==> flow/design.v <==
`timescale 1ns / 1ps
module Lowpass(input clk, input rst, input en, input [15:0] in, output [15:0] out);
	reg [15:0] ff [31:0];
	assign out = en ? ( ff[0] + ff[1] + ff[2]+ ff[3]+ ff[4]+ ff[5]+ ff[6]+ ff[7]+ ff[8]+ ff[9]+ ff[10]+ ff[11]+ ff[12]+ ff[13]+ ff[14]+
	ff[15]+ ff[16]+ ff[17]+ ff[18]+ ff[19]+ ff[20]+ ff[21]+ ff[22]+ ff[23]+ ff[24]+ ff[25]+ ff[26]+ ff[27]+ ff[28]+ ff[29]+ ff[30]+ ff[31]) >> 6 : 16'b0;
	integer i, j;
	always@(posedge clk or posedge rst) begin
		if(rst)
			for(i = 0; i < 32; i = i + 1)
				ff[i] <= 16'b0;
		else if(en) begin
			ff[0] <= in;
			for(i = 1; i < 32; i = i + 1)
				ff[i] <= ff[i-1];
		end
	end
endmodule
# --- Tool chain data of Lowpass ---
# Tool output for the design above, in the order of the flow.
# Lines are those of the file above, counted from 1.
# Operators carry their Yosys type and port widths (W data, S select, Z words).
# Cell names lack the library's common part.
design:
  top: "Lowpass"
  clock_port: "clk"
  library: "sky130hd"
  pvt_corner: "tt_025C_1v80"

# --- After elaboration ---
# Source: Yosys, flattened and elaborated. Widths are those after wreduce; folded enables and synchronous resets count as part of the registers. Registers that Yosys merges into a memory's read port (data or address) are not register bits. Print and check cells do not count. Equal cells are merged and count once.
bits:
  regBits: 512
  in_bits: 19
  output_inout_bits: 16
  elab_cells: 64
classes:
  addsub: 31
  n_mux: 1
op_table:
  columns: ["cell", "count"]
  rows:
  - ["$add A16 B16 Y16", 31]
  - ["$mux W10", 1]

# --- Longest topological paths ---
# Depth = most cells in a row (Yosys ltp): at word level without a register or memory, in the mapped netlist without a sequential cell, where the memories' decode and read muxes count.
depth:
  ltp_word: 32
  ABC_AREA: 0
  depth_mapped: 22
  depth_no_buf: 22

# --- Synthesis result ---
# The flow's flattened synthesis, as Yosys stat reports it; memories are mapped. The netlist is that of the ABC_AREA named above (0 if unset); the other value can give another one.
synth_totals:
  cell_count: 2418
  yosys_area_um2: 30239.0
  seq_area_um2: 12812.3
  ffs: 512
  buf_cells: 85
by_type:
  columns: ["cell", "count", "area_total_um2"]
  rows:
  - ["dfrtp_1", 512, 1.28E+04]
  - ["fa_1", 422, 8.45E+03]
  - ["mux2_2", 320, 3.6E+03]
  - ["inv_1", 566, 2.12E+03]
  - ["o21ai_0", 161, 805.773]
  - ["nand2_1", 191, 716.938]
  - ["xnor2_1", 52, 455.437]
  - ["ha_1", 29, 362.848]
  - ["clkbuf_1", 77, 289.027]
  - ["o21ai_1", 30, 150.144]
  - ["xnor3_1", 4, 90.086]
  - ["xor2_1", 7, 61.309]
  - ["and2_1", 8, 50.048]
  - ["buf_4", 6, 45.043]
  - ["a21o_1", 5, 37.536]
  - ["a21oi_1", 5, 25.024]
  - ["mux2_1", 2, 22.522]
  - ["a31oi_1", 3, 18.768]
# Not listed: further types 12, cells in them 18.

# --- Path before layout ---
# Path of least setup slack by OpenSTA after synthesis, without wires, with an ideal clock, recovery checks aside; 20% of the period is set as input and as output delay. Where synthesis merged equal registers, the netlist keeps one of their names.
synth_path:
  path_kind: "reg-to-output"
  from: "register ff[21][2]"
  to: "output out[6]"
  tclk_ns: 10.0
  out_delay_ns: 2.000
  launch_ns: 0.000
  t_arrival_ns: 6.100
  required_ns: 8.000
  path_slack_ns: 1.900
  path_delay_ns: 6.100
  stages: 23
  path_buffers: 0
  synth_period_reached_ns: 8.1
# "path_delay_ns" = arrival - input delay + setup time.
# At an output port there is no setup time.
# "stages": output pins that drive a net of the path, with the launching flip-flop's if there is one; two outputs of one cell count as two.
# "synth_period_reached_ns" is the clock period less the worst setup slack; recovery checks do not enter. This is arithmetic on one report: input and output delays are still those of the set period (20% each).
# The rows between start and end are the longest chain of elaborated cells between them; the timing report does not say that the signal goes this way. Where chains are equally long, one stands for them.
# A line is the first line of the expression or statement that the cell stems from. Yosys adds cells for indexed reads and writes and turns some case tables into memories.
synth_between:
  path_cell_list: "dfrtp_1 -> inv_1 -> fa_1 -> inv_1 -> fa_1 -> inv_1 -> fa_1 -> fa_1 -> inv_1 -> fa_1 -> fa_1 -> inv_1 -> fa_1 -> inv_1 -> fa_1 -> ha_1 -> a41oi_1 -> o21ai_1 -> and2_1 -> a221o_1 -> a31oi_1 -> xnor2_1 -> and2_1"
  elab_chain_cells: 12
  cone_cells: 12
  lines_between: 1
  classes_between: "add/sub: 11; mux: 1"
synth_lines:
  columns: ["item", "line", "source"]
  rows:
  - ["start, declared", 3, "reg [15:0] ff [31:0];"]
  - ["start, assigned", 10, "ff[i] <= 16'b0;"]
  - ["start, assigned", 14, "ff[i] <= ff[i-1];"]
  - ["$add A16 B16 Y16 x11", 4, "assign out = en ? ( ff[0] + ff[1] + ff[2]+ ff[3]+ ff[4]+ ff[5]+ ff[6]+ ff[7]+ ff[8]+ ff[9]+ ff[10]+ ff[11]+ ff ..."]
  - ["$mux W10", 4, null]
  - ["end, declared", 2, "module Lowpass(input clk, input rst, input en, input [15:0] in, output [15:0] out);"]

# --- Worst path after layout ---
# Path of least setup slack in the final report of flow run 1 (OpenROAD, finished layout, wires in). Where an end is a register, its clock arrival counts in the times.
layout_path:
  path_kind: "reg-to-output"
  from: "register ff[3][4]"
  to: "output out[6]"
  tclk_ns: 5.7
  out_delay_ns: 1.14
  launch_ns: 0.61
  t_arrival_ns: 7.04
  required_ns: 4.56
  path_slack_ns: -2.48
  stages: 23
  path_buffers: 2
# The rows between start and end are the longest chain of elaborated cells between them; the timing report does not say that the signal goes this way. Where chains are equally long, one stands for them.
layout_between:
  path_cell_list: "dfrtp_1 -> inv_2 -> fa_1 -> inv_2 -> fa_1 -> fa_1 -> fa_1 -> fa_1 -> fa_1 -> fa_1 -> inv_1 -> fa_1 -> inv_2 -> ha_4 -> a21oi_2 -> o21ai_2 -> and2_4 -> a221o_2 -> buf_6 -> a31oi_4 -> xnor2_1 -> and2_1 -> buf_2"
  elab_chain_cells: 30
  cone_cells: 30
  lines_between: 1
  classes_between: "add/sub: 29; mux: 1"
layout_lines:
  columns: ["item", "line", "source"]
  rows:
  - ["start, declared", 3, "reg [15:0] ff [31:0];"]
  - ["start, assigned", 10, "ff[i] <= 16'b0;"]
  - ["start, assigned", 14, "ff[i] <= ff[i-1];"]
  - ["$add A16 B16 Y16 x29", 4, "assign out = en ? ( ff[0] + ff[1] + ff[2]+ ff[3]+ ff[4]+ ff[5]+ ff[6]+ ff[7]+ ff[8]+ ff[9]+ ff[10]+ ff[11]+ ff ..."]
  - ["$mux W10", 4, null]
  - ["end, declared", 2, "module Lowpass(input clk, input rst, input en, input [15:0] in, output [15:0] out);"]

Ticket comment

Lowpass through Yosys and OpenROAD on sky130hd: 2 stored runs, unordered, with their settings and measured results. The constraints put input and output delay at 20% of the set period each and load the outputs with 0.01 pF.
By "period_reached_ns" is meant the clock period of the run minus its worst setup slack. This is arithmetic on one report: input and output delays are still those of the set period (20% each).
"critical_path_time_ns" = time allowed to the worst setup path (clock period - input delay - output delay, where it has them) - its slack; a late launch clock adds to it, a late capture clock takes from it.

--- flow run 1 ---
==> flow/run.sh <==
#!/bin/bash
# the make line also repeats the synthesis and layout settings of config.mk as NAME=value (left out here)
make -C /OpenROAD-flow-scripts/flow DESIGN_CONFIG=/design/flow/config.mk WORK_HOME=/design/flow/orfs CLKGATE_MAP_FILE= finish
==> flow/config.mk <==
export PLATFORM = sky130hd
export DESIGN_NAME = Lowpass
export DESIGN_NICKNAME = Lowpass
export VERILOG_FILES = /design/flow/design.v
export SDC_FILE = /design/flow/constraint.sdc
export NUM_CORES = 4
export LEC_CHECK = 0
export CAP_MARGIN = 15
export CORE_MARGIN = 2
export CORE_UTILIZATION = 57
export HOLD_SLACK_MARGIN = 0.27
export PLACE_DENSITY_LB_ADDON = 0.12
export SLEW_MARGIN = 5
==> flow/constraint.sdc <==
create_clock -name core_clock -period 5.7 [get_ports {clk}]
set_input_delay 1.1400 -clock core_clock [delete_from_list [all_inputs] [get_ports {clk}]]
set_output_delay 1.1400 -clock core_clock [all_outputs]
set_load 0.01 [all_outputs]

==> results, as YAML <==
results:
  utilization_pct: 67.5
  critical_path_time_ns: 7.04
  timing.worst_path_kind: "reg-to-output"
  setup_worst_slack_ns: -2.475
  total_die_area_um2: 54908.2
  hold_worst_slack_ns: 0.481
  ys_area_um2: 30239.0
  final_setup_tns_ns: -22.799
  period_reached_ns: 8.175
  cell_area_final_um2: 35454.0

--- flow run 2 ---
==> flow/run.sh <==
#!/bin/bash
# the make line also repeats the synthesis and layout settings of config.mk as NAME=value (left out here)
make -C /OpenROAD-flow-scripts/flow DESIGN_CONFIG=/design/flow/config.mk WORK_HOME=/design/flow/orfs CLKGATE_MAP_FILE= finish
==> flow/config.mk <==
export PLATFORM = sky130hd
export DESIGN_NAME = Lowpass
export DESIGN_NICKNAME = Lowpass
export VERILOG_FILES = /design/flow/design.v
export SDC_FILE = /design/flow/constraint.sdc
export NUM_CORES = 4
export LEC_CHECK = 0
export CAP_MARGIN = 20
export CORE_MARGIN = 2
export CORE_UTILIZATION = 40
export SLEW_MARGIN = 20
==> flow/constraint.sdc <==
create_clock -name core_clock -period 10.0 [get_ports {clk}]
set_input_delay 2.0000 -clock core_clock [delete_from_list [all_inputs] [get_ports {clk}]]
set_output_delay 2.0000 -clock core_clock [all_outputs]
set_load 0.01 [all_outputs]

==> results, as YAML <==
results:
  utilization_pct: 44.6
  critical_path_time_ns: 7.61
  timing.worst_path_kind: "reg-to-output"
  setup_worst_slack_ns: 0.392
  total_die_area_um2: 77813.1
  hold_worst_slack_ns: 0.482
  ys_area_um2: 30239.0
  final_setup_tns_ns: 0.000
  period_reached_ns: 9.608
  cell_area_final_um2: 33323.2
